==> flow/design.v <==
module multiplier  #(parameter width = 16)
   ( input    signed  [width-1 : 0] multiplicand,
     input    signed  [width-1 : 0] multiplier,   
     output   signed  [2 * width - 1 : 0] product
   ) ;
   assign  product = multiplicand * multiplier ;
endmodule
module  adder  #(parameter width = 32)  
		( input   signed [width-1 : 0] a ,
		  input   signed [width-1 : 0] b , 
		  output  signed [width-1 : 0] sum
		) ;
    assign   sum = a + b ;
endmodule
module accumulator #(parameter width = 32) 
	(input    clk,
     	 input    ena,
         input    reset,
         input	  signed [width - 1 : 0] acc_in,
   	 output   reg signed [width - 1 : 0] acc_out
	) ;
   always @(posedge clk) begin
      if (reset)  acc_out <= 0 ;
      else if (ena) acc_out <= acc_in ;
   end
endmodule
module mac_demo(input    clk, 
           input    reset, 
           input    ena,
   	   input    signed [16-1 : 0] k,
           input    signed [16-1 : 0] x,   
           output   signed [2 * 16 - 1 : 0] acc_out
          ) ;
           wire     signed [2 * 16 - 1 : 0] p ;
           wire     signed [2 * 16 - 1 : 0] acc_in ;
   multiplier  #(.width(16)) mult_0(.multiplicand(k),
                                          .multiplier(x),
                       			  .product(p)
                			  ) ;
   adder     #(.width(2*16)) add_0(.a(p),
                			 .b(acc_out),
                			 .sum(acc_in)
               				) ;
   accumulator  #(.width(2*16))  acc_0(.clk(clk),
                   			     .reset(reset),
                   			     .ena(ena),
                   			     .acc_in(acc_in),
                   			     .acc_out(acc_out)
                   			) ;
endmodule
Tool chain data of mac_demo
What the tools print for mac_demo, step after step.
Line numbers count from 1 in the design file above.
Operators carry their Yosys type and port widths (W data, S select, Z words).
Library cell names are shortened.
{ "setup": {"top_module": "mac_demo", "clk_port": "clk", "cell_library": "sky130hd", "corner": "tt_025C_1v80"} }

Elaborated design
Counts by Yosys on the flattened word-level netlist (proc, flatten, opt, wreduce; memories kept). Register bits leave out memories and registers merged into their read ports (data or address); mux counts leave out enables and synchronous resets folded into registers. Print and check cells are left out. Cells with the same type and inputs are merged into one.
{ "word_totals": {"output_inout_bits": 32, "regBits": 32} }
{ "op_classes": {"mul": 1, "addsub": 1} }
{ "ops": {"columns": ["cell", "count"], "rows": [
  ["$mul A16 B16 Y32", 1],
  ["$add A32 B32 Y32", 1]
]} }

Logic depth
Depth = most cells in a row (Yosys ltp): at word level without a register or memory, in the mapped netlist without a sequential cell, where the memories' decode and read muxes count.
{ "depth": {"ltp_word": 2, "ABC_AREA": 1, "ltp_mapped": 30, "mapped_depth_nobuf": 28} }

Netlist
Source: synth_stat.txt of the flow (Yosys; design flattened, memories mapped). It holds for the ABC_AREA given above (unset counts as 0); a run with the other value may have another netlist.
{ "mapped": {"buffers": 68, "flip_flops": 32, "mapped_area_um2": 12858.6, "cells": 1688, "seqArea_um2": 640.6} }
{ "by_type": {"columns": ["cell", "count"], "rows": [
  ["fa_1", 292],
  ["inv_1", 537],
  ["nand2_1", 378],
  ["ha_1", 98],
  ["dfxtp_1", 32],
  ["nor2_1", 97],
  ["clkbuf_1", 64],
  ["nand3_1", 47],
  ["a21oi_1", 35],
  ["o21ai_0", 33],
  ["xor2_1", 11],
  ["nand4_1", 11],
  ["o211ai_1", 6],
  ["nand3_2", 3],
  ["nand3b_1", 4],
  ["nor3_1", 6],
  ["o21bai_1", 4],
  ["or2_2", 4]
]} }
Not listed: further types 16, cells in them 26.

Path before layout
Source: OpenSTA report_checks on the synthesized netlist (no wires, ideal clock, input and output delay 20% of the period each), path of least setup slack; recovery checks are left aside. Register names are those of the netlist, which keeps one name where synthesis merged equal registers.
{ "synth_timing": {"path_type": "in2reg", "from": "input port x[5]", "to": "register acc_0.acc_out[31]", "path_delay_ns": 5.145, "clock_period_ns": 7.0, "driving_pins": 24, "slack_ns": 0.455, "arrival_time_ns": 6.436, "launch_ns": 1.400, "synth_period_reached_ns": 6.545} }
"path_delay_ns" is the arrival time less input delay plus setup time.
"driving_pins" counts driving pins, that of a launching flip-flop among them; a cell with two outputs on the path counts twice.
"synth_period_reached_ns" is the clock period less the worst setup slack; recovery checks do not enter. This is arithmetic on one report: input and output delays are still those of the set period (20% each).
Between the ends stands the longest chain of elaborated cells between them, by number of cells; it is not shown to be the way that was timed. Of several equally long chains one is given.
Each line given opens the expression or statement behind the cell; cells for indexed reads and writes are added by Yosys, which also makes memories of some case tables.
{ "synth_via": {"path_cell_list": "clkbuf_1 -> clkbuf_1 -> nand2_1 -> fa_1 -> fa_1 -> inv_1 -> fa_1 -> inv_1 -> fa_1 -> inv_1 -> fa_1 -> inv_1 -> fa_1 -> inv_1 -> ha_1 -> a21oi_1 -> a21boi_0 -> nand2_1 -> a21oi_1 -> nand2_1 -> nand3_1 -> nand3_1 -> nand2_1 -> inv_1", "elab_chain_cells": 2} }
{ "synth_lines": {"columns": ["item", "line", "text"], "rows": [
  ["start, declared", 31, "input    signed [16-1 : 0] x,"],
  ["$mul A16 B16 Y32", 6, null],
  ["$add A32 B32 Y32", 13, "assign   sum = a + b ;"],
  ["end, assigned", 23, "if (reset)  acc_out <= 0 ;"],
  ["end, assigned", 24, "else if (ena) acc_out <= acc_in ;"],
  ["end, declared", 20, "output reg signed [width - 1 : 0] acc_out"]
]} }

Worst path after layout
Path of least setup slack in the final report of run 1 (OpenROAD, finished layout, wires in). Where an end is a register, its clock arrival counts in the times.
{ "layout_timing": {"path_type": "in2reg", "from": "input port k[15]", "to": "register acc_0.acc_out[30]", "driving_pins": 22, "launch_ns": 2.12, "slack_ns": 2.31, "arrival_time_ns": 8.48, "clock_period_ns": 10.6} }
Between the ends stands the longest chain of elaborated cells between them, by number of cells; it is not shown to be the way that was timed. Of several equally long chains one is given.
{ "layout_via": {"path_cell_list": "clkdlybuf4s50_1 -> nand2_1 -> inv_1 -> fa_1 -> inv_1 -> fa_1 -> inv_1 -> fa_1 -> fa_1 -> inv_1 -> fa_1 -> fa_1 -> inv_1 -> ha_1 -> inv_1 -> nor3_1 -> nand2_1 -> nand3b_1 -> nand3_1 -> nand3_1 -> nand2_1 -> inv_1", "elab_chain_cells": 2} }
{ "layout_lines": {"columns": ["item", "line", "text"], "rows": [
  ["start, declared", 30, "input signed [16-1 : 0] k,"],
  ["$mul A16 B16 Y32", 6, null],
  ["$add A32 B32 Y32", 13, "assign   sum = a + b ;"],
  ["end, assigned", 23, "if (reset)  acc_out <= 0 ;"],
  ["end, assigned", 24, "else if (ena) acc_out <= acc_in ;"],
  ["end, declared", 20, "output reg signed [width - 1 : 0] acc_out"]
]} }

5 stored runs of mac_demo in the flow (synthesis by Yosys, layout by OpenROAD, sky130hd cells), in arbitrary order. Constraints: input delay and output delay 20% of the set period each, output load 0.01 pF.
"achieved clock period (ns)" = clock period - worst setup slack. The figure is calculated, with input and output delays left at 20% of the set period.
"worst setup path time (ns)" = time allowed to the worst setup path (clock period - input delay - output delay, where it has them) - its slack; a late launch clock adds to it, a late capture clock takes from it.

settings of run 1
{
  "ABC_AREA": 1,
  "CAP_MARGIN": 35,
  "CELL_PAD_IN_SITES_GLOBAL_PLACEMENT": 0,
  "CORE_MARGIN": 2,
  "CORE_UTILIZATION": 43,
  "PLACE_DENSITY_LB_ADDON": 0.19,
  "SETUP_SLACK_MARGIN": 0.06,
  "period_ns": 10.6,
  "SLEW_MARGIN": 20
}
report of run 1
yosys chip area after synthesis (um^2): 12858.6
finish__design__die__area: 31302.5
finish__design__instance__area__stdcell: 13977.2
finish__timing__setup__ws: 2.306
finish__timing__setup__tns: 0.000
achieved clock period (ns): 8.294
worst setup path time (ns): 6.17
worst setup path kind: in2reg

settings of run 2
{
  "CELL_PAD_IN_SITES_DETAIL_PLACEMENT": 2,
  "CORE_ASPECT_RATIO": 1.05,
  "CORE_MARGIN": 9,
  "CORE_UTILIZATION": 25,
  "CTS_CLUSTER_SIZE": 15,
  "GPL_ROUTABILITY_DRIVEN": 1,
  "GPL_TIMING_DRIVEN": 0,
  "HOLD_SLACK_MARGIN": 0.17,
  "MAX_ROUTING_LAYER": "met5",
  "MIN_ROUTING_LAYER": "met2",
  "PLACE_DENSITY_LB_ADDON": 0.22,
  "SETUP_SLACK_MARGIN": -0.19,
  "SLEW_MARGIN": 40,
  "TNS_END_PERCENT": 60,
  "period_ns": 5.28,
  "CAP_MARGIN": 20
}
report of run 2
yosys chip area after synthesis (um^2): 12034.0
finish__design__die__area: 56361.0
finish__design__instance__area__stdcell: 15875.2
finish__timing__setup__ws: -1.454
finish__timing__setup__tns: -22.380
achieved clock period (ns): 6.734
worst setup path time (ns): 5.68
worst setup path kind: in2reg

settings of run 3
{
  "ABC_AREA": 1,
  "CORE_ASPECT_RATIO": 0.67,
  "CORE_UTILIZATION": 42,
  "CTS_CLUSTER_DIAMETER": 27,
  "GPL_TIMING_DRIVEN": 0,
  "HOLD_SLACK_MARGIN": 0.21,
  "MAX_ROUTING_LAYER": "met5",
  "PLACE_DENSITY": 0.59,
  "SLEW_MARGIN": 10,
  "period_ns": 4.27,
  "CAP_MARGIN": 20,
  "CORE_MARGIN": 2
}
report of run 3
yosys chip area after synthesis (um^2): 12858.6
finish__design__die__area: 32059.4
finish__design__instance__area__stdcell: 17194.0
finish__timing__setup__ws: -1.499
finish__timing__setup__tns: -31.110
achieved clock period (ns): 5.769
worst setup path time (ns): 4.91
worst setup path kind: in2reg

settings of run 4
{
  "ABC_AREA": 1,
  "CAP_MARGIN": 15,
  "CELL_PAD_IN_SITES_DETAIL_PLACEMENT": 2,
  "CELL_PAD_IN_SITES_GLOBAL_PLACEMENT": 2,
  "CORE_ASPECT_RATIO": 0.86,
  "CORE_UTILIZATION": 40,
  "CTS_CLUSTER_DIAMETER": 289,
  "CTS_CLUSTER_SIZE": 36,
  "MAX_ROUTING_LAYER": "met4",
  "PLACE_DENSITY_LB_ADDON": 0.1,
  "SETUP_SLACK_MARGIN": 1.95,
  "period_ns": 7.0,
  "CORE_MARGIN": 2,
  "SLEW_MARGIN": 20
}
report of run 4: did not finish, cts, DPL-0033

settings of run 5
{
  "CORE_UTILIZATION": 40,
  "period_ns": 5.61,
  "CAP_MARGIN": 20,
  "CORE_MARGIN": 2,
  "SLEW_MARGIN": 20
}
report of run 5
yosys chip area after synthesis (um^2): 12034.0
finish__design__die__area: 31488.5
finish__design__instance__area__stdcell: 15912.8
finish__timing__setup__ws: -0.972
finish__timing__setup__tns: -12.995
achieved clock period (ns): 6.582
worst setup path time (ns): 5.46
worst setup path kind: in2reg
